==> flow/design.v <==
`timescale 1ns / 1ps
module pixel_generation(
    input clk,                               
    input reset,                             
    input video_on,                          
    input [9:0] x, y,    
    input KEY_UP, KEY_DOWN, KEY_LEFT, KEY_RIGHT,
    output reg [11:0] rgb                    
    );
    reg [1:0] direction;
    reg [1:0] game_state;
    reg [1:0] lives_rem;
    reg game_result;
    reg [1:0] gs;                            
    reg gr;                                  
    parameter X_MAX = 639;                   
    parameter Y_MAX = 479;                   
    parameter SQ_RGB = 12'h00F;              
    parameter BG_RGB = 12'h000;              
    parameter SQUARE_SIZE = 32;              
    parameter SQUARE_VELOCITY_POS = 1;           
    parameter SQUARE_VELOCITY_NEG = 1;
    parameter RECT_RGB = 12'hFFF;
    parameter FLAG_RGB = 12'hF00;
    parameter FLAG_STICK_RGB = 12'hFF0;
    parameter GAME_OVER_RGB = 12'hF0F;
    parameter GAME_START_RGB = 12'h000;
    parameter START_RGB = 12'hFFF;
    parameter WON_RGB = 12'hFFF;
    parameter LOST_RGB = 12'hFFF;
    parameter LIVES_RGB = 12'hF0F;
    wire refresh_tick;
    assign refresh_tick = ((y == 481) && (x == 0)) ? 1 : 0;
    wire [9:0] sq_x_l, sq_x_r;               
    wire [9:0] sq_y_t, sq_y_b;               
    reg [9:0] sq_x_reg, sq_y_reg;            
    wire [9:0] sq_x_next, sq_y_next;         
    reg [9:0] x_delta_reg, y_delta_reg;      
    reg [9:0] x_delta_next, y_delta_next;    
    always @(posedge clk or posedge reset)
        if(reset) begin
            sq_x_reg <= 0;
            sq_y_reg <= 430;
            x_delta_reg <= SQUARE_VELOCITY_POS;
            y_delta_reg <= SQUARE_VELOCITY_POS;
            direction <= 2'b00;
            game_state <= 2'b00;
            lives_rem <= 2'b11;
            game_result <= 1'b0;
        end
        else begin
            gs = game_state;
            gr = game_result;
            if (gs == 2'b00 && KEY_UP) gs = 2'b01;
            if (gs == 2'b10 && KEY_UP) begin
                gs = 2'b00;
                lives_rem  <= 2'b11;
            end
            if (gs == 2'b01) begin
            if (gs == 2'b01) begin
                if (
                ((direction == 2'b10) &&!((sq_x_reg - x_delta_reg) >= 100 &&(sq_x_reg - x_delta_reg) <= 200 && (sq_y_reg >= 50-31) && (sq_y_reg <= 150)) &&
                            !((sq_x_reg - x_delta_reg) >= 120 && (sq_x_reg - x_delta_reg) <= 140 && (sq_y_reg >= 0) && (sq_y_reg <= 70)) &&
                            !((sq_x_reg - x_delta_reg) >= 240 && (sq_x_reg - x_delta_reg) <= 280 && (sq_y_reg >= 120-31) && (sq_y_reg <= 180)) &&
                            !((sq_x_reg - x_delta_reg) >= 320 && (sq_x_reg - x_delta_reg) <= 340 && (sq_y_reg >= 0) && (sq_y_reg <= 90)) && 
                            !((sq_x_reg - x_delta_reg) >= 470 && (sq_x_reg - x_delta_reg) <= 590 && (sq_y_reg >= 35-31) && (sq_y_reg <= 150)) &&
                            !((sq_x_reg - x_delta_reg) >= 550 && (sq_x_reg - x_delta_reg) <= 640 && (sq_y_reg >= 250-31) && (sq_y_reg <= 270)) &&
                            !((sq_x_reg - x_delta_reg) >= 500 && (sq_x_reg - x_delta_reg) <= 530 && (sq_y_reg >= 320-31) && (sq_y_reg <= 480)) &&
                            !((sq_x_reg - x_delta_reg) >= 140 && (sq_x_reg - x_delta_reg) <= 220 && (sq_y_reg >= 380-31) && (sq_y_reg <= 480)) &&
                            !((sq_x_reg - x_delta_reg) >= 180 && (sq_x_reg - x_delta_reg) <= 280 && (sq_y_reg >= 300-31) && (sq_y_reg <= 320)) &&
                            !((sq_x_reg - x_delta_reg) >= 260 && (sq_x_reg - x_delta_reg) <= 370 && (sq_y_reg >= 230-31) && (sq_y_reg <= 250)) &&
                            !((sq_x_reg - x_delta_reg) >= 60 &&  (sq_x_reg - x_delta_reg) <= 90 &&   (sq_y_reg >= 160-31) && (sq_y_reg <= 180)) &&
                            !((sq_x_reg - x_delta_reg) >= 320 && (sq_x_reg - x_delta_reg) <= 340 && (sq_y_reg >= 280-31) && (sq_y_reg <= 300)) &&
                            !((sq_x_reg - x_delta_reg) >= 420 && (sq_x_reg - x_delta_reg) <= 440 && (sq_y_reg >= 290-31) && (sq_y_reg <= 320)) &&
                            !((sq_x_reg - x_delta_reg) >= 60 && (sq_x_reg - x_delta_reg) <= 140 && (sq_y_reg >= 260-31) && (sq_y_reg <= 290)) &&
                            !((sq_x_reg - x_delta_reg) >= 490 && (sq_x_reg - x_delta_reg) <= 510 && (sq_y_reg >= 180-31) && (sq_y_reg <= 280)) &&
                            !((sq_x_reg - x_delta_reg) >= 490 && (sq_x_reg - x_delta_reg) <= 510 && (sq_y_reg >= 180-31) && (sq_y_reg <= 280)) &&    
                            !((sq_x_reg - x_delta_reg) >= 120 && (sq_x_reg - x_delta_reg) <= 140 && (sq_y_reg >= 270-31) && (sq_y_reg <= 320))) 
                            ||
                   ((direction == 2'b11) &&!((sq_x_reg + x_delta_reg +16 ) >= 100 && (sq_x_reg + x_delta_reg +16) <= 200 && (sq_y_reg >= 50-31) && (sq_y_reg <= 150)) &&
                            !((sq_x_reg + x_delta_reg +16 ) >= 120 && (sq_x_reg + x_delta_reg +16) <= 140 && (sq_y_reg >= 0) && (sq_y_reg <= 70)) &&
                            !((sq_x_reg + x_delta_reg +16 ) >= 240 && (sq_x_reg + x_delta_reg +16) <= 280 && (sq_y_reg >= 120-31) && (sq_y_reg <= 180)) &&
                            !((sq_x_reg + x_delta_reg +16 ) >= 320 && (sq_x_reg + x_delta_reg +16) <= 340 && (sq_y_reg >= 0 ) && (sq_y_reg <= 90)) && 
                            !((sq_x_reg + x_delta_reg +16 ) >= 470 && (sq_x_reg + x_delta_reg +16) <= 590 && (sq_y_reg >= 35-31 ) && (sq_y_reg <= 150)) &&
                            !((sq_x_reg + x_delta_reg +16 ) >= 550 && (sq_x_reg + x_delta_reg +16) <= 640 && (sq_y_reg >= 250-31) && (sq_y_reg <= 270)) &&
                            !((sq_x_reg + x_delta_reg +16 ) >= 500 && (sq_x_reg + x_delta_reg +16) <= 530 && (sq_y_reg >= 320-31) && (sq_y_reg <= 480)) &&
                            !((sq_x_reg + x_delta_reg +16 ) >= 140 && (sq_x_reg + x_delta_reg +16) <= 220 && (sq_y_reg >= 380-31) && (sq_y_reg <= 480)) &&
                            !((sq_x_reg + x_delta_reg +16 ) >= 180 && (sq_x_reg + x_delta_reg +16) <= 280 && (sq_y_reg >= 300-31) && (sq_y_reg <= 320)) &&
                            !((sq_x_reg + x_delta_reg +16 ) >= 260 && (sq_x_reg + x_delta_reg +16) <= 370 && (sq_y_reg >= 230-31) && (sq_y_reg <= 250)) &&
                            !((sq_x_reg + x_delta_reg +16 ) >= 60 &&  (sq_x_reg + x_delta_reg +16) <= 90 &&  (sq_y_reg >= 160-31) && (sq_y_reg <= 180)) &&
                            !((sq_x_reg + x_delta_reg +16 ) >= 320 && (sq_x_reg + x_delta_reg +16) <= 340 && (sq_y_reg >= 280-31) && (sq_y_reg <= 300)) &&
                            !((sq_x_reg + x_delta_reg +16 ) >= 420 && (sq_x_reg + x_delta_reg +16) <= 440 && (sq_y_reg >= 290-31) && (sq_y_reg <= 320)) &&
                            !((sq_x_reg + x_delta_reg +16 ) >= 60 && (sq_x_reg + x_delta_reg +16) <= 140 && (sq_y_reg >= 260-31) && (sq_y_reg <= 290)) &&
                            !((sq_x_reg + x_delta_reg + 16) >= 490 && (sq_x_reg + x_delta_reg+16) <= 510 && (sq_y_reg >= 180-31) && (sq_y_reg <= 280)) &&
                            !((sq_x_reg + x_delta_reg + 16) >= 490 && (sq_x_reg + x_delta_reg+16) <= 510 && (sq_y_reg >= 180-31) && (sq_y_reg <= 280)) &&  
                            !((sq_x_reg + x_delta_reg +16 ) >= 120 && (sq_x_reg + x_delta_reg +16) <= 140 && (sq_y_reg >= 270-31) && (sq_y_reg <= 320)))
                            ||
                  ((direction == 2'b00) &&!((sq_y_reg - y_delta_reg) >= 50 &&  (sq_y_reg - y_delta_reg) <= 150 && (sq_x_reg >= 100-15) && (sq_x_reg <= 200)) &&
                            !((sq_y_reg - y_delta_reg) >= 0 &&   (sq_y_reg - y_delta_reg) <= 70 && (sq_x_reg >= 120-15) && (sq_x_reg <= 140)) &&
                            !((sq_y_reg - y_delta_reg) >= 120 && (sq_y_reg - y_delta_reg) <= 180 && (sq_x_reg >= 220) && (sq_x_reg <= 280)) &&
                            !((sq_y_reg - y_delta_reg) >= 0 &&   (sq_y_reg - y_delta_reg) <= 90 && (sq_x_reg >= 320-15) && (sq_x_reg <= 340))  &&
                            !((sq_y_reg - y_delta_reg) >= 35 &&   (sq_y_reg - y_delta_reg) <= 150 && (sq_x_reg >= 470-15) && (sq_x_reg <= 590)) &&
                            !((sq_y_reg - y_delta_reg) >= 250 && (sq_y_reg - y_delta_reg) <= 270 && (sq_x_reg >= 550-15) && (sq_x_reg <= 640)) && 
                            !((sq_y_reg - y_delta_reg) >= 320 && (sq_y_reg - y_delta_reg) <= 480 && (sq_x_reg >= 500-15) && (sq_x_reg <= 530)) &&
                            !((sq_y_reg - y_delta_reg) >= 380 && (sq_y_reg - y_delta_reg) <= 480 && (sq_x_reg >= 140-15) && (sq_x_reg <= 220)) &&
                            !((sq_y_reg - y_delta_reg) >= 300 && (sq_y_reg - y_delta_reg) <= 320 && (sq_x_reg >= 180-15) && (sq_x_reg <= 280))  &&
                            !((sq_y_reg - y_delta_reg) >= 230 && (sq_y_reg - y_delta_reg) <= 250 && (sq_x_reg >= 260-15) && (sq_x_reg <= 370)) &&
                            !((sq_y_reg - y_delta_reg) >= 160 && (sq_y_reg - y_delta_reg) <= 180 && (sq_x_reg >= 60-15) && (sq_x_reg <= 90)) &&
                            !((sq_y_reg - y_delta_reg) >= 280 && (sq_y_reg - y_delta_reg) <= 300 && (sq_x_reg >= 320-15) && (sq_x_reg <= 340)) &&
                            !((sq_y_reg - y_delta_reg) >= 290 && (sq_y_reg - y_delta_reg) <= 320 && (sq_x_reg >= 420-15) && (sq_x_reg <= 440)) &&
                            !((sq_y_reg - y_delta_reg) >= 260 && (sq_y_reg - y_delta_reg) <= 290 && (sq_x_reg >= 60-15) && (sq_x_reg <= 140)) &&
                            !((sq_y_reg - y_delta_reg) >= 180 &&   (sq_y_reg - y_delta_reg) <= 280 && (sq_x_reg >= 490-15) && (sq_x_reg <= 510)) &&
                            !((sq_y_reg - y_delta_reg) >= 180 &&   (sq_y_reg - y_delta_reg) <= 280 && (sq_x_reg >= 490-15) && (sq_x_reg <= 510)) &&  
                            !((sq_y_reg - y_delta_reg) >= 270 && (sq_y_reg - y_delta_reg) <= 320 && (sq_x_reg >= 120-15) && (sq_x_reg <= 140)))
                            ||
                    ((direction == 2'b01) && !((sq_y_reg + y_delta_reg +32) >= 50 && (sq_y_reg + y_delta_reg +32) <= 150 && (sq_x_reg >= 100-15) && (sq_x_reg <= 200)) &&
                            !((sq_y_reg + y_delta_reg +32) >= 0 && (sq_y_reg + y_delta_reg +32) <= 70 && (sq_x_reg >= 120-15) && (sq_x_reg <= 140)) &&
                            !((sq_y_reg + y_delta_reg +32) >= 120 && (sq_y_reg + y_delta_reg +32) <= 180 && (sq_x_reg >= 220) && (sq_x_reg <= 280)) &&
                            !((sq_y_reg + y_delta_reg +32) >= 0 && (sq_y_reg + y_delta_reg +32) <= 90 && (sq_x_reg >= 320-15) && (sq_x_reg <= 340))  &&
                            !((sq_y_reg + y_delta_reg +32) >= 35 && (sq_y_reg + y_delta_reg +32) <= 150 && (sq_x_reg >= 470-15) && (sq_x_reg <= 590)) &&
                            !((sq_y_reg + y_delta_reg +32) >= 250 && (sq_y_reg + y_delta_reg +32) <= 270 && (sq_x_reg >= 550-15) && (sq_x_reg <= 640)) && 
                            !((sq_y_reg + y_delta_reg +32) >= 320 && (sq_y_reg + y_delta_reg +32) <= 480 && (sq_x_reg >= 500-15) && (sq_x_reg <= 530)) &&
                            !((sq_y_reg + y_delta_reg +32) >= 380 && (sq_y_reg + y_delta_reg +32) <= 480 && (sq_x_reg >= 140-15) && (sq_x_reg <= 220)) &&
                            !((sq_y_reg + y_delta_reg +32) >= 300 && (sq_y_reg + y_delta_reg +32) <= 320 && (sq_x_reg >= 180-15) && (sq_x_reg <= 280))  &&
                            !((sq_y_reg + y_delta_reg +32) >= 230 && (sq_y_reg + y_delta_reg +32) <= 250 && (sq_x_reg >= 260-15) && (sq_x_reg <= 370)) &&
                            !((sq_y_reg + y_delta_reg +32) >= 160 && (sq_y_reg + y_delta_reg +32) <= 180 && (sq_x_reg >= 60-15) && (sq_x_reg <= 90)) &&
                            !((sq_y_reg + y_delta_reg +32) >= 280 && (sq_y_reg + y_delta_reg +32) <= 300 && (sq_x_reg >= 320-15) && (sq_x_reg <= 340)) &&
                            !((sq_y_reg + y_delta_reg +32) >= 290 && (sq_y_reg + y_delta_reg +32) <= 320 && (sq_x_reg >= 420-15) && (sq_x_reg <= 440)) &&
                            !((sq_y_reg + y_delta_reg +32) >= 260 && (sq_y_reg + y_delta_reg +32) <= 290 && (sq_x_reg >= 60-15) && (sq_x_reg <= 140)) &&
                            !((sq_y_reg + y_delta_reg +32) >= 180 && (sq_y_reg + y_delta_reg +32) <= 280 && (sq_x_reg >= 490-15) && (sq_x_reg <= 510)) &&
                            !((sq_y_reg + y_delta_reg +32) >= 180 && (sq_y_reg + y_delta_reg +32) <= 280 && (sq_x_reg >= 490-15) && (sq_x_reg <= 510)) &&  
                            !((sq_y_reg + y_delta_reg +32) >= 270 && (sq_y_reg + y_delta_reg +32) <= 320 && (sq_x_reg >= 120-15) && (sq_x_reg <= 140)))
                ) begin
                    sq_x_reg <= sq_x_next;
                    sq_y_reg <= sq_y_next;
                    x_delta_reg <= x_delta_next;
                    y_delta_reg <= y_delta_next;
                end
                else begin
                    if (lives_rem == 2'b11) lives_rem <= 2'b10; 
                    else if (lives_rem == 2'b10) lives_rem <= 2'b01;
                    else if (lives_rem == 2'b01) lives_rem <= 2'b00;  
                end                                 
                if (KEY_UP) direction <= 2'b00;  
                else if (KEY_DOWN) direction <= 2'b01;  
                else if (KEY_LEFT) direction <= 2'b10;  
                else if (KEY_RIGHT) direction <= 2'b11;  
                if (sq_x_r >= 610 && sq_y_t <= 30) begin
                    gs = 2'b10;
                    gr = 1'b1;
                    sq_x_reg <= 0;
                    sq_y_reg <= 430;
                end
                else if (lives_rem == 2'b00) begin
                    gs = 2'b10;
                    gr = 1'b0;
                    sq_x_reg <= 0;
                    sq_y_reg <= 430;
                end
            end
        end
            game_state <= gs;
            game_result <= gr;
    end
    assign sq_x_l = sq_x_reg;                    
    assign sq_y_t = sq_y_reg;                    
    assign sq_x_r = (sq_x_l + SQUARE_SIZE) - 16;    
    assign sq_y_b = sq_y_t + SQUARE_SIZE - 1;    
    wire sq_on;
    assign sq_on = (sq_x_l <= x) && (x <= sq_x_r) && (sq_y_t <= y) && (y <= sq_y_b) && game_state == 2'b01;
    assign sq_x_next = (refresh_tick) ?
    (sq_x_r >= X_MAX) ? sq_x_reg - x_delta_reg :   
    (sq_x_l <= 0) ? sq_x_reg + x_delta_reg :
    ((direction == 2'b10) &&!((sq_x_reg - x_delta_reg) >= 100 &&(sq_x_reg - x_delta_reg) <= 200 && (sq_y_reg >= 50-31) && (sq_y_reg <= 150)) &&
                            !((sq_x_reg - x_delta_reg) >= 120 && (sq_x_reg - x_delta_reg) <= 140 && (sq_y_reg >= 0) && (sq_y_reg <= 70)) &&
                            !((sq_x_reg - x_delta_reg) >= 240 && (sq_x_reg - x_delta_reg) <= 280 && (sq_y_reg >= 120-31) && (sq_y_reg <= 180)) &&
                            !((sq_x_reg - x_delta_reg) >= 320 && (sq_x_reg - x_delta_reg) <= 340 && (sq_y_reg >= 0) && (sq_y_reg <= 90)) && 
                            !((sq_x_reg - x_delta_reg) >= 490 && (sq_x_reg - x_delta_reg) <= 510 && (sq_y_reg >= 180-31) && (sq_y_reg <= 280)) &&    
                            !((sq_x_reg - x_delta_reg) >= 470 && (sq_x_reg - x_delta_reg) <= 590 && (sq_y_reg >= 35-31) && (sq_y_reg <= 150)) &&
                            !((sq_x_reg - x_delta_reg) >= 550 && (sq_x_reg - x_delta_reg) <= 640 && (sq_y_reg >= 250-31) && (sq_y_reg <= 270)) &&
                            !((sq_x_reg - x_delta_reg) >= 500 && (sq_x_reg - x_delta_reg) <= 530 && (sq_y_reg >= 320-31) && (sq_y_reg <= 480)) &&
                            !((sq_x_reg - x_delta_reg) >= 140 && (sq_x_reg - x_delta_reg) <= 220 && (sq_y_reg >= 380-31) && (sq_y_reg <= 480)) &&
                            !((sq_x_reg - x_delta_reg) >= 180 && (sq_x_reg - x_delta_reg) <= 280 && (sq_y_reg >= 300-31) && (sq_y_reg <= 320)) &&
                            !((sq_x_reg - x_delta_reg) >= 260 && (sq_x_reg - x_delta_reg) <= 370 && (sq_y_reg >= 230-31) && (sq_y_reg <= 250)) &&
                            !((sq_x_reg - x_delta_reg) >= 60 &&  (sq_x_reg - x_delta_reg) <= 90 &&   (sq_y_reg >= 160-31) && (sq_y_reg <= 180)) &&
                            !((sq_x_reg - x_delta_reg) >= 320 && (sq_x_reg - x_delta_reg) <= 340 && (sq_y_reg >= 280-31) && (sq_y_reg <= 300)) &&
                            !((sq_x_reg - x_delta_reg) >= 420 && (sq_x_reg - x_delta_reg) <= 440 && (sq_y_reg >= 290-31) && (sq_y_reg <= 320)) &&
                            !((sq_x_reg - x_delta_reg) >= 60 && (sq_x_reg - x_delta_reg) <= 140 && (sq_y_reg >= 260-31) && (sq_y_reg <= 290)) &&
                            !((sq_x_reg - x_delta_reg) >= 120 && (sq_x_reg - x_delta_reg) <= 140 && (sq_y_reg >= 270-31) && (sq_y_reg <= 320)))
                            ? (sq_x_reg - x_delta_reg) :
    ((direction == 2'b11) &&!((sq_x_reg + x_delta_reg +16 ) >= 100 && (sq_x_reg + x_delta_reg +16) <= 200 && (sq_y_reg >= 50-31) && (sq_y_reg <= 150)) &&
                            !((sq_x_reg + x_delta_reg +16 ) >= 120 && (sq_x_reg + x_delta_reg +16) <= 140 && (sq_y_reg >= 0) && (sq_y_reg <= 70)) &&
                            !((sq_x_reg + x_delta_reg +16 ) >= 240 && (sq_x_reg + x_delta_reg +16) <= 280 && (sq_y_reg >= 120-31) && (sq_y_reg <= 180)) &&
                            !((sq_x_reg + x_delta_reg +16 ) >= 320 && (sq_x_reg + x_delta_reg +16) <= 340 && (sq_y_reg >= 0 ) && (sq_y_reg <= 90)) && 
                            !((sq_x_reg + x_delta_reg + 16) >= 490 && (sq_x_reg + x_delta_reg+16) <= 510 && (sq_y_reg >= 180-31) && (sq_y_reg <= 280)) && 
                            !((sq_x_reg + x_delta_reg +16 ) >= 470 && (sq_x_reg + x_delta_reg +16) <= 590 && (sq_y_reg >= 35-31 ) && (sq_y_reg <= 150)) &&
                            !((sq_x_reg + x_delta_reg +16 ) >= 550 && (sq_x_reg + x_delta_reg +16) <= 640 && (sq_y_reg >= 250-31) && (sq_y_reg <= 270)) &&
                            !((sq_x_reg + x_delta_reg +16 ) >= 500 && (sq_x_reg + x_delta_reg +16) <= 530 && (sq_y_reg >= 320-31) && (sq_y_reg <= 480)) &&
                            !((sq_x_reg + x_delta_reg +16 ) >= 140 && (sq_x_reg + x_delta_reg +16) <= 220 && (sq_y_reg >= 380-31) && (sq_y_reg <= 480)) &&
                            !((sq_x_reg + x_delta_reg +16 ) >= 180 && (sq_x_reg + x_delta_reg +16) <= 280 && (sq_y_reg >= 300-31) && (sq_y_reg <= 320)) &&
                            !((sq_x_reg + x_delta_reg +16 ) >= 260 && (sq_x_reg + x_delta_reg +16) <= 370 && (sq_y_reg >= 230-31) && (sq_y_reg <= 250)) &&
                            !((sq_x_reg + x_delta_reg +16 ) >= 60 &&  (sq_x_reg + x_delta_reg +16) <= 90 &&  (sq_y_reg >= 160-31) && (sq_y_reg <= 180)) &&
                            !((sq_x_reg + x_delta_reg +16 ) >= 320 && (sq_x_reg + x_delta_reg +16) <= 340 && (sq_y_reg >= 280-31) && (sq_y_reg <= 300)) &&
                            !((sq_x_reg + x_delta_reg +16 ) >= 420 && (sq_x_reg + x_delta_reg +16) <= 440 && (sq_y_reg >= 290-31) && (sq_y_reg <= 320)) &&
                            !((sq_x_reg + x_delta_reg +16 ) >= 60 && (sq_x_reg + x_delta_reg +16) <= 140 && (sq_y_reg >= 260-31) && (sq_y_reg <= 290)) &&
                            !((sq_x_reg + x_delta_reg +16 ) >= 120 && (sq_x_reg + x_delta_reg +16) <= 140 && (sq_y_reg >= 270-31) && (sq_y_reg <= 320)))
                            ? (sq_x_reg + x_delta_reg) : sq_x_reg :
    sq_x_reg;
assign sq_y_next = (refresh_tick) ?
    (sq_y_t <= 0) ? sq_y_reg + y_delta_reg :     
    (sq_y_b >= Y_MAX) ? sq_y_reg - y_delta_reg :
    ((direction == 2'b00) &&!((sq_y_reg - y_delta_reg) >= 50 &&  (sq_y_reg - y_delta_reg) <= 150 && (sq_x_reg >= 100-15) && (sq_x_reg <= 200)) &&
                            !((sq_y_reg - y_delta_reg) >= 0 &&   (sq_y_reg - y_delta_reg) <= 70 && (sq_x_reg >= 120-15) && (sq_x_reg <= 140)) &&
                            !((sq_y_reg - y_delta_reg) >= 120 && (sq_y_reg - y_delta_reg) <= 180 && (sq_x_reg >= 220) && (sq_x_reg <= 280)) &&
                            !((sq_y_reg - y_delta_reg) >= 0 &&   (sq_y_reg - y_delta_reg) <= 90 && (sq_x_reg >= 320-15) && (sq_x_reg <= 340))  &&
                            !((sq_y_reg - y_delta_reg) >= 180 &&   (sq_y_reg - y_delta_reg) <= 280 && (sq_x_reg >= 490-15) && (sq_x_reg <= 510)) &&
                            !((sq_y_reg - y_delta_reg) >= 35 &&   (sq_y_reg - y_delta_reg) <= 150 && (sq_x_reg >= 470-15) && (sq_x_reg <= 590)) &&
                            !((sq_y_reg - y_delta_reg) >= 250 && (sq_y_reg - y_delta_reg) <= 270 && (sq_x_reg >= 550-15) && (sq_x_reg <= 640)) && 
                            !((sq_y_reg - y_delta_reg) >= 320 && (sq_y_reg - y_delta_reg) <= 480 && (sq_x_reg >= 500-15) && (sq_x_reg <= 530)) &&
                            !((sq_y_reg - y_delta_reg) >= 380 && (sq_y_reg - y_delta_reg) <= 480 && (sq_x_reg >= 140-15) && (sq_x_reg <= 220)) &&
                            !((sq_y_reg - y_delta_reg) >= 300 && (sq_y_reg - y_delta_reg) <= 320 && (sq_x_reg >= 180-15) && (sq_x_reg <= 280))  &&
                            !((sq_y_reg - y_delta_reg) >= 230 && (sq_y_reg - y_delta_reg) <= 250 && (sq_x_reg >= 260-15) && (sq_x_reg <= 370)) &&
                            !((sq_y_reg - y_delta_reg) >= 160 && (sq_y_reg - y_delta_reg) <= 180 && (sq_x_reg >= 60-15) && (sq_x_reg <= 90)) &&
                            !((sq_y_reg - y_delta_reg) >= 280 && (sq_y_reg - y_delta_reg) <= 300 && (sq_x_reg >= 320-15) && (sq_x_reg <= 340)) &&
                            !((sq_y_reg - y_delta_reg) >= 290 && (sq_y_reg - y_delta_reg) <= 320 && (sq_x_reg >= 420-15) && (sq_x_reg <= 440)) &&
                            !((sq_y_reg - y_delta_reg) >= 260 && (sq_y_reg - y_delta_reg) <= 290 && (sq_x_reg >= 60-15) && (sq_x_reg <= 140)) &&
                            !((sq_y_reg - y_delta_reg) >= 270 && (sq_y_reg - y_delta_reg) <= 320 && (sq_x_reg >= 120-15) && (sq_x_reg <= 140)))
                            ? (sq_y_reg - y_delta_reg) :
    ((direction == 2'b01) && !((sq_y_reg + y_delta_reg +32) >= 50 && (sq_y_reg + y_delta_reg +32) <= 150 && (sq_x_reg >= 100-15) && (sq_x_reg <= 200)) &&
                            !((sq_y_reg + y_delta_reg +32) >= 0 && (sq_y_reg + y_delta_reg +32) <= 70 && (sq_x_reg >= 120-15) && (sq_x_reg <= 140)) &&
                            !((sq_y_reg + y_delta_reg +32) >= 120 && (sq_y_reg + y_delta_reg +32) <= 180 && (sq_x_reg >= 220) && (sq_x_reg <= 280)) &&
                            !((sq_y_reg + y_delta_reg +32) >= 0 && (sq_y_reg + y_delta_reg +32) <= 90 && (sq_x_reg >= 320-15) && (sq_x_reg <= 340))  &&
                            !((sq_y_reg + y_delta_reg +32) >= 35 && (sq_y_reg + y_delta_reg +32) <= 150 && (sq_x_reg >= 470-15) && (sq_x_reg <= 590)) &&
                            !((sq_y_reg + y_delta_reg +32) >= 180 && (sq_y_reg + y_delta_reg +32) <= 280 && (sq_x_reg >= 490-15) && (sq_x_reg <= 510)) &&
                            !((sq_y_reg + y_delta_reg +32) >= 250 && (sq_y_reg + y_delta_reg +32) <= 270 && (sq_x_reg >= 550-15) && (sq_x_reg <= 640)) && 
                            !((sq_y_reg + y_delta_reg +32) >= 320 && (sq_y_reg + y_delta_reg +32) <= 480 && (sq_x_reg >= 500-15) && (sq_x_reg <= 530)) &&
                            !((sq_y_reg + y_delta_reg +32) >= 380 && (sq_y_reg + y_delta_reg +32) <= 480 && (sq_x_reg >= 140-15) && (sq_x_reg <= 220)) &&
                            !((sq_y_reg + y_delta_reg +32) >= 300 && (sq_y_reg + y_delta_reg +32) <= 320 && (sq_x_reg >= 180-15) && (sq_x_reg <= 280))  &&
                            !((sq_y_reg + y_delta_reg +32) >= 230 && (sq_y_reg + y_delta_reg +32) <= 250 && (sq_x_reg >= 260-15) && (sq_x_reg <= 370)) &&
                            !((sq_y_reg + y_delta_reg +32) >= 160 && (sq_y_reg + y_delta_reg +32) <= 180 && (sq_x_reg >= 60-15) && (sq_x_reg <= 90)) &&
                            !((sq_y_reg + y_delta_reg +32) >= 280 && (sq_y_reg + y_delta_reg +32) <= 300 && (sq_x_reg >= 320-15) && (sq_x_reg <= 340)) &&
                            !((sq_y_reg + y_delta_reg +32) >= 290 && (sq_y_reg + y_delta_reg +32) <= 320 && (sq_x_reg >= 420-15) && (sq_x_reg <= 440)) &&
                            !((sq_y_reg + y_delta_reg +32) >= 260 && (sq_y_reg + y_delta_reg +32) <= 290 && (sq_x_reg >= 60-15) && (sq_x_reg <= 140)) &&
                            !((sq_y_reg + y_delta_reg +32) >= 270 && (sq_y_reg + y_delta_reg +32) <= 320 && (sq_x_reg >= 120-15) && (sq_x_reg <= 140)))
                            ? (sq_y_reg + y_delta_reg) : sq_y_reg:
    sq_y_reg;
    always @* begin
        x_delta_next = x_delta_reg;
        y_delta_next = y_delta_reg;
       if(sq_y_t < 1)                               
           y_delta_next = 1;                        
       else if(sq_x_r >= X_MAX)                    
           x_delta_next = 1;                        
       else if (sq_x_r >= 300) 
           x_delta_next = 2;
    end
    wire rect_on;
    assign rect_on = ((x >= 100 && x <= 200) && (y >= 50 && y <= 150) ||
               (x >= 120 && x <= 140) && (y >= 0 && y <= 70) ||
               (x >= 240 && x <= 280) && (y >= 120 && y <= 180) ||
               (x >= 320 && x <= 340) && (y >= 0 && y <= 90) ||
               (x >= 490 && x <=510) &&  (y>= 180 && y <=280) ||      
               (x >= 470 && x <= 590) && (y >= 35 && y <= 150) ||
               (x >= 550 && x <= 640) && (y >= 250 && y <= 270) ||
               (x >= 500 && x <= 530) && (y >= 320 && y <= 480) ||
               (x >= 140 && x <= 220) && (y >= 380 && y <= 480) ||
               (x >= 180 && x <= 280) && (y >= 300 && y <= 320) ||
               (x >= 260 && x <= 370) && (y >= 230 && y <= 250) ||
               (x >= 60 && x <= 90) && (y >= 160 && y <= 180) ||
               (x >= 320 && x <= 340) && (y >= 280 && y <= 300) ||
               (x >= 420 && x <= 440) && (y >= 290 && y <= 320) ||
               (x >= 60 && x <= 140) && (y >= 260 && y <= 290) ||
               (x >= 120 && x <= 140) && (y >= 270 && y <= 320)) && (game_state == 2'b01);
    wire flag_on;
    assign flag_on = ((x >= 610 && x <= 630) && (y >= 0 && y <= 30) && (game_state == 2'b01));
    wire flag_stick_on;
    assign flag_stick_on = ((x >= 630 && x <= 635) && (y >= 0 && y <= 50) && (game_state == 2'b01));
    wire s_on;
    assign s_on = ((x >= 100 && x <= 140) && (y >= 200 && y <= 220) ||   
                   (x >= 100 && x <= 120) && (y >= 220 && y <= 240) ||   
                   (x >= 100 && x <= 140) && (y >= 240 && y <= 260) ||   
                   (x >= 120 && x <= 140) && (y >= 260 && y <= 280) ||   
                   (x >= 100 && x <= 140) && (y >= 280 && y <= 300)) && game_state == 2'b00;    
    wire t_on;
    assign t_on = ((x >= 160 && x <= 200) && (y >= 200 && y <= 220) ||   
                   (x >= 175 && x <= 185) && (y >= 200 && y <= 300)) && game_state == 2'b00;
    wire a_on;
    assign a_on = ((x >= 220 && x <= 240) && (y >= 200 && y <= 300) ||   
                   (x >= 240 && x <= 260) && (y >= 200 && y <= 220) ||   
                   (x >= 240 && x <= 260) && (y >= 240 && y <= 260) ||   
                   (x >= 260 && x <= 280) && (y >= 200 && y <= 300)) && game_state == 2'b00;    
    wire r_on;
    assign r_on =((x >= 300 && x <= 315) && (y >= 200 && y <= 250) ||   
                   (x >= 315 && x <= 325) && (y >= 200 && y <= 215) ||   
                   (x >= 325 && x <= 340) && (y >= 200 && y <= 250) ||
                   (x >= 315 && x <= 325) && (y >= 225 && y <= 250) ||
                   (x >= 300 && x <= 320) && (y >= 250 && y <= 300) ||
                   (x >= 335 && x <= 345) && (y >= 250 && y <= 290)) && game_state == 2'b00;  
    wire t2_on;
    assign t2_on = ((x >= 360 && x <= 400) && (y >= 200 && y <= 220) ||   
                    (x >= 375 && x <= 385) && (y >= 220 && y <= 300)) && game_state == 2'b00;    
    wire won_on;
     assign won_on = (
    ((x >= 290) && (x <= 300) && (y >= 210) && (y <= 260)) ||
    ((x >= 310) && (x <= 320) && (y >= 220) && (y <= 260)) ||
    ((x >= 330) && (x <= 340) && (y >= 210) && (y <= 260)) ||
    ((x >= 300) && (x <= 310) && (y >= 250) && (y <= 260)) ||
    ((x >= 320) && (x <= 330) && (y >= 250) && (y <= 260)) ||
    ((x >= 360) && (x <= 370) && (y >= 210) && (y <= 260)) ||
    ((x >= 380) && (x <= 390) && (y >= 210) && (y <= 260)) ||
    ((x >= 370) && (x <= 380) && (y >= 210) && (y <= 220)) ||
    ((x >= 370) && (x <= 380) && (y >= 250) && (y <= 260)) ||
    ((x >= 410) && (x <= 420) && (y >= 210) && (y <= 260)) ||
    ((x >= 430) && (x <= 440) && (y >= 210) && (y <= 260)) ||
    ((x >= 420) && (x <= 430) && (y >= 210) && (y <= 220))
) && (game_state == 2'b10) && (game_result == 1'b1);
    wire loss_on;
    assign loss_on =  (
    ((x >= 280) && (x <= 290) && (y >= 200) && (y <= 240)) ||
    ((x >= 290) && (x <= 320) && (y >= 230) && (y <= 240)) ||
    ((x >= 330) && (x <= 340) && (y >= 200) && (y <= 240)) ||
    ((x >= 360) && (x <= 370) && (y >= 200) && (y <= 240)) ||
    ((x >= 340) && (x <= 360) && (y >= 200) && (y <= 210)) ||
    ((x >= 340) && (x <= 360) && (y >= 230) && (y <= 240)) ||
    ((x >= 390) && (x <= 420) && (y >= 200) && (y <= 210)) ||
    ((x >= 390) && (x <= 400) && (y >= 210) && (y <= 220)) ||
    ((x >= 390) && (x <= 420) && (y >= 220) && (y <= 230)) ||
    ((x >= 410) && (x <= 420) && (y >= 230) && (y <= 240)) ||
    ((x >= 390) && (x <= 420) && (y >= 240) && (y <= 250)) ||
    ((x >= 440) && (x <= 470) && (y >= 200) && (y <= 210)) ||
    ((x >= 450) && (x <= 460) && (y >= 210) && (y <= 240)))
 && (game_state == 2'b10) && (game_result == 1'b0);
    wire three_on;
    assign three_on = (
    ((x >= 535) && (x <= 600) && (y >= 400) && (y <= 420)) ||
    ((x >= 535) && (x <= 600) && (y >= 440) && (y <= 460)) ||
    ((x >= 535) && (x <= 600) && (y >= 480) && (y <= 500)) ||
    ((x >= 535) && (x <= 600) && (y >= 520) && (y <= 540)) && game_state == 2'b01 && lives_rem == 2'b11);
    wire two_on;
    assign two_on = (
    ((x >= 5) && (x <= 15) && (y >= 5) && (y <= 10)) ||
    ((x >= 12) && (x <= 15) && (y >= 10) && (y <= 17)) ||
    ((x >= 5) && (x <= 12) && (y >= 15) && (y <= 17)) ||
    ((x >= 5) && (x <= 8) && (y >= 17) && (y <= 24)) ||
    ((x >= 5) && (x <= 15) && (y >= 24) && (y <= 34)) && game_state == 2'b01 && lives_rem == 2'b10
) ;
    wire one_on;
    assign one_on = (((x >= 5) && (x <= 10) && (y >= 5) && (y <= 25))
    && game_state == 2'b01 && lives_rem == 2'b01
    ); 
    always @*
        if (~video_on)
            rgb = 12'h000;           
        else if (sq_on)
            rgb = SQ_RGB;            
        else if (rect_on)
            rgb = RECT_RGB;          
        else if (flag_on)
            rgb = FLAG_RGB;
        else if (flag_stick_on)
            rgb = FLAG_STICK_RGB;
        else if (s_on && game_state == 2'b00)
            rgb = 12'hF00;           
        else if (t_on && game_state == 2'b00)
            rgb = 12'h0F0;           
        else if (a_on && game_state == 2'b00)
            rgb = 12'h00F;           
        else if (r_on && game_state == 2'b00)
            rgb = 12'h0F0;        
        else if (t2_on && game_state == 2'b00)
            rgb = 12'hF00;           
        else if (won_on && game_state == 2'b10 && game_result == 1'b1)
            rgb = 12'h000;
        else if (loss_on && game_state == 2'b10 && game_result == 1'b0)
            rgb = 12'h000;
        else if (!loss_on && !won_on && game_state == 2'b10)  
            rgb = GAME_OVER_RGB;     
        else
            rgb = BG_RGB;          
endmodule
Step by step through the tools: pixel_generation
The steps from the RTL of pixel_generation to its reports follow in flow order.
Lines are those of the file above, counted from 1.
Operators carry their Yosys type and port widths (W data, S select, Z words).
Library cell names are shortened.
The mark -- stands for no value.
- top module: pixel_generation
- clock port: clk
- cell library: sky130hd
- corner: tt_025C_1v80

Word level
Counts by Yosys on the flattened word-level netlist (proc, flatten, opt, wreduce; memories kept). Register bits leave out memories and registers merged into their read ports (data or address). Print and check cells are left out.
- input port bits at 27
- noted output and inout port bits: 12
- noted register bits: 37
- bitwise gates (word level): 2
- magnitude comparators at 275
- muxes and demuxes at 49
- add/sub/neg operators: 14
- equal/unequal tests at 11
- reduce/logical cells at 635
- operator list (cell ; number):
    $ge A32 B9 Y1 const B ; 26
    $le A32 B9 Y1 const B ; 22
    $logic_and A1 B1 Y1 ; 498
    $ge A32 B8 Y1 const B ; 14
    $ge A10 B9 Y1 const B ; 42
    $le A10 B9 Y1 const B ; 41
    $le A32 B8 Y1 const B ; 11
    $ge A10 B8 Y1 const B ; 25
    $le A32 B10 Y1 const B ; 6
    $ge A32 B6 Y1 const B ; 6
    $ge A32 B7 Y1 const B ; 6
    $le A32 B7 Y1 const B ; 6
    $le A10 B8 Y1 const B ; 19
    $mux W10 ; 18
    $mux W12 ; 13
    $le A10 B10 Y1 const B ; 8
    $ge A10 B7 Y1 const B ; 7
    $le A10 B7 Y1 const B ; 7
    $logic_not A1 Y1 ; 66
    $ge A32 B1 Y1 const B ; 2
    $ge A32 B10 Y1 const B ; 2
    $ge A10 B10 Y1 const B ; 6
    $logic_or A1 B1 Y1 ; 55
    $le A10 B10 Y1 ; 4
    $ge A10 B6 Y1 const B ; 4
    $mux W2 ; 15
    $sub A10 B1 Y10 const B ; 2
    $ge A10 B1 Y1 const B ; 2
Other operator kinds: 31; their cells: 53.

Logic depth
Depth = most cells in a row (Yosys ltp): at word level without a register or memory, in the mapped netlist without a sequential cell, where the memories' decode and read muxes count.
- noted depth after elaboration: 34
- ABC_AREA at 0
- noted gate-level depth with buffers: 20
- mapped depth without buffers at 15

Netlist
The flow's flattened synthesis, as Yosys stat reports it; memories are mapped. The netlist is that of the ABC_AREA named above (0 if unset); the other value can give another one.
Totals and module areas in this step are rounded.
- cell types (type ; number ; area in all (um^2)):
    a21oi_1 ; 141 ; 705.677
    ha_1 ; 55 ; 688.16
    o21ai_0 ; 132 ; 660.634
    nor2_1 ; 166 ; 623.098
    dfrtp_1 ; 24 ; 600.576
    nand2_1 ; 144 ; 540.518
    nor3_1 ; 76 ; 380.365
    xnor2_1 ; 38 ; 332.819
    nand3_1 ; 62 ; 310.298
    clkbuf_1 ; 82 ; 307.795
    dfstp_2 ; 10 ; 262.752
    a31oi_1 ; 39 ; 243.984
    nand4_1 ; 39 ; 243.984
    nor4_1 ; 36 ; 225.216
    o21a_1 ; 28 ; 210.202
    a211oi_1 ; 27 ; 202.694
    inv_1 ; 53 ; 198.941
    nand2b_1 ; 29 ; 181.424
Not listed: further types 87, cells in them 598.
- noted mapped flip-flops: 34
- synthesis area: 0.0117 mm^2
- standard cells after synthesis: 1779

Path before layout
Path of least setup slack by OpenSTA after synthesis, without wires, with an ideal clock, recovery checks aside; 20% of the period is set as input and as output delay. Where synthesis merged equal registers, the netlist keeps one of their names.
- kind: input to output
- start: input x[1]
- end: output rgb[1]
- data required time at 8000 ps
- input delay: 2000 ps
- driving pins on the path at 15
- buffers on the path: 2
- noted external output delay: 2000 ps
- arrival time: 5004 ps
- noted period: 10000 ps
- slack at 2996 ps
- delay of the path: 3004 ps
- synthesis period reached at 7004 ps
"delay of the path" is the arrival time less input delay plus setup time.
At an output port there is no setup time.
"driving pins on the path" counts driving pins, that of a launching flip-flop among them; a cell with two outputs on the path counts twice.
"synthesis period reached" is the clock period less the worst setup slack; recovery checks do not enter. This is arithmetic on one report: input and output delays are still those of the set period (20% each).
The rows between start and end are the longest chain of elaborated cells between them; the timing report does not say that the signal goes this way. Where chains are equally long, one stands for them.
A line is the first line of the expression or statement that the cell stems from. Yosys adds cells for indexed reads and writes and turns some case tables into memories.
- path through: clkbuf_1 -> inv_1 -> ha_1 -> nor2b_1 -> o21a_1 -> o21a_1 -> o21a_1 -> o21a_1 -> o21a_1 -> o21a_1 -> o21ai_0 -> a21oi_1 -> or4_1 -> a41oi_1 -> buf_4
- cells in the longest elaborated chain at 34
- ends and longest elaborated chain, post-synthesis (what ; RTL line ; text):
    from (decl) ; 6 ; input [9:0] x, y,
    $ge A10 B9 Y1 ; 319 ; ((x >= 280) && (x <= 290) && (y >= 200) && (y <= 240)) ||
    $logic_and A1 B1 Y1 (3 in a row) ; 319 ;
    $logic_or A1 B1 Y1 (12 in a row) ; 319 ;
    $logic_and A1 B1 Y1 (2 in a row) ; 318 ; assign loss_on =  (
    $logic_not A1 Y1 ; 376 ; else if (!loss_on && !won_on && game_state == 2'b10)
    $logic_and A1 B1 Y1 (2 in a row) ; 376 ;
    $mux W12 ; 376 ;
    (+5 left out) ; -- ;
    $mux W12 ; 364 ; else if (t_on && game_state == 2'b00)
    $mux W12 ; 362 ; else if (s_on && game_state == 2'b00)
    $mux W12 ; 360 ; else if (flag_stick_on)
    $mux W12 ; 358 ; else if (flag_on)
    $mux W12 ; 356 ; else if (rect_on)
    $mux W12 ; 354 ; else if (sq_on)
    $mux W12 ; 352 ; if (~video_on)
    to (decl) ; 8 ; output reg [11:0] rgb

Timing after layout
From the final timing report of flow run B: the path of least setup slack in the routed layout; clock arrival at registers is part of the times.
The report prints the path's times to 10 ps; the period is as set.
- kind: input to output
- start: input x[5]
- end: output rgb[1]
- driving pins on the path at 14
- arrival time: 4180 ps
- data required time at 5300 ps
- input delay: 1320 ps
- noted external output delay: 1320 ps
- noted period: 6620 ps
- buffers on the path: 3
- slack at 1120 ps
The rows between start and end are the longest chain of elaborated cells between them; the timing report does not say that the signal goes this way. Where chains are equally long, one stands for them.
- path through: buf_2 -> buf_4 -> and2_1 -> and3_1 -> a22oi_1 -> o22ai_1 -> a22oi_2 -> o22ai_1 -> o21ai_0 -> nand4_1 -> a21oi_4 -> nand4_1 -> a41oi_4 -> buf_2
- cells in the longest elaborated chain at 34
- ends and longest elaborated chain, after layout (what ; RTL line ; text):
    from (decl) ; 6 ; input [9:0] x, y,
    $ge A10 B9 Y1 ; 319 ; ((x >= 280) && (x <= 290) && (y >= 200) && (y <= 240)) ||
    $logic_and A1 B1 Y1 (3 in a row) ; 319 ;
    $logic_or A1 B1 Y1 (12 in a row) ; 319 ;
    $logic_and A1 B1 Y1 (2 in a row) ; 318 ; assign loss_on =  (
    $logic_not A1 Y1 ; 376 ; else if (!loss_on && !won_on && game_state == 2'b10)
    $logic_and A1 B1 Y1 (2 in a row) ; 376 ;
    $mux W12 ; 376 ;
    (+5 left out) ; -- ;
    $mux W12 ; 364 ; else if (t_on && game_state == 2'b00)
    $mux W12 ; 362 ; else if (s_on && game_state == 2'b00)
    $mux W12 ; 360 ; else if (flag_stick_on)
    $mux W12 ; 358 ; else if (flag_on)
    $mux W12 ; 356 ; else if (rect_on)
    $mux W12 ; 354 ; else if (sq_on)
    $mux W12 ; 352 ; if (~video_on)
    to (decl) ; 8 ; output reg [11:0] rgb

FLOW RESULTS
============

Top module pixel_generation; platform sky130hd; tools Yosys and OpenROAD; 4 stored runs in no particular order. Input and output delays are each 20% of the period that was set; the output load is 0.01 pF.
"reached clock period" means the clock period less the worst setup slack. The figure is calculated, with input and output delays left at 20% of the set period.
"time of the worst setup path" is the time allowed to the run's worst setup path (the clock period less input and output delay, where it has them) less its slack. Clock arrival times count: a late capture clock shortens it, a late launch clock lengthens it.
"time of the worst setup path" is given in steps of 10 ps.
Measured values are rounded.

Flow run A
Settings were ABC_AREA = 1; CAP_MARGIN = 0; CELL_PAD_IN_SITES_GLOBAL_PLACEMENT = 1; CORE_ASPECT_RATIO = 0.52; CORE_MARGIN = 5; CORE_UTILIZATION = 20; CTS_CLUSTER_DIAMETER = 269; GPL_TIMING_DRIVEN = 0; HOLD_SLACK_MARGIN = 0.18; MAX_ROUTING_LAYER = met4; MIN_ROUTING_LAYER = met2; SETUP_SLACK_MARGIN = 1.91; TNS_END_PERCENT = 100; period_ns = 6.62; SLEW_MARGIN = 20
- did not finish, routing stopped with GRT-0116

Flow run B
Settings were CORE_MARGIN = 7; CORE_UTILIZATION = 63; CTS_CLUSTER_DIAMETER = 247; MAX_ROUTING_LAYER = met4; MIN_ROUTING_LAYER = met1; SETUP_SLACK_MARGIN = 1.52; TNS_END_PERCENT = 70; period_ns = 6.62; CAP_MARGIN = 20; SLEW_MARGIN = 20
- noted the final setup TNS: 0 ps
- time of the worst setup path: 2,860 ps
- worst setup path kind: input to output
- reached clock period at 5,505 ps
- post-route utilization: 0.744
- noted the smallest setup slack: 1,120 ps
- noted the standard-cell area of the final layout: 0.0135 mm^2
- netlist area reported by Yosys at 0.0117 mm^2
- full die area: 0.0225 mm^2
- noted the worst hold slack in the final report: 499 ps

Flow run C
Settings were CORE_UTILIZATION = 40; period_ns = 8.71; CAP_MARGIN = 20; CORE_MARGIN = 2; SLEW_MARGIN = 20
- noted the final setup TNS: 0 ps
- full die area: 0.0305 mm^2
- noted the smallest setup slack: 825 ps
- post-route utilization: 0.433
- netlist area reported by Yosys at 0.0117 mm^2
- noted the worst hold slack in the final report: 499 ps
- noted the standard-cell area of the final layout: 0.0124 mm^2
- time of the worst setup path: 4,400 ps
- worst setup path kind: input to output
- reached clock period at 7,885 ps

Flow run D
Settings were CORE_UTILIZATION = 40; period_ns = 10.6; CAP_MARGIN = 20; CORE_MARGIN = 2; SLEW_MARGIN = 20
- post-route utilization: 0.426
- noted the standard-cell area of the final layout: 0.0122 mm^2
- time of the worst setup path: 4,660 ps
- worst setup path kind: input to output
- noted the final setup TNS: 0 ps
- reached clock period at 8,896 ps
- noted the worst hold slack in the final report: 521 ps
- netlist area reported by Yosys at 0.0117 mm^2
- noted the smallest setup slack: 1,700 ps
- full die area: 0.0305 mm^2
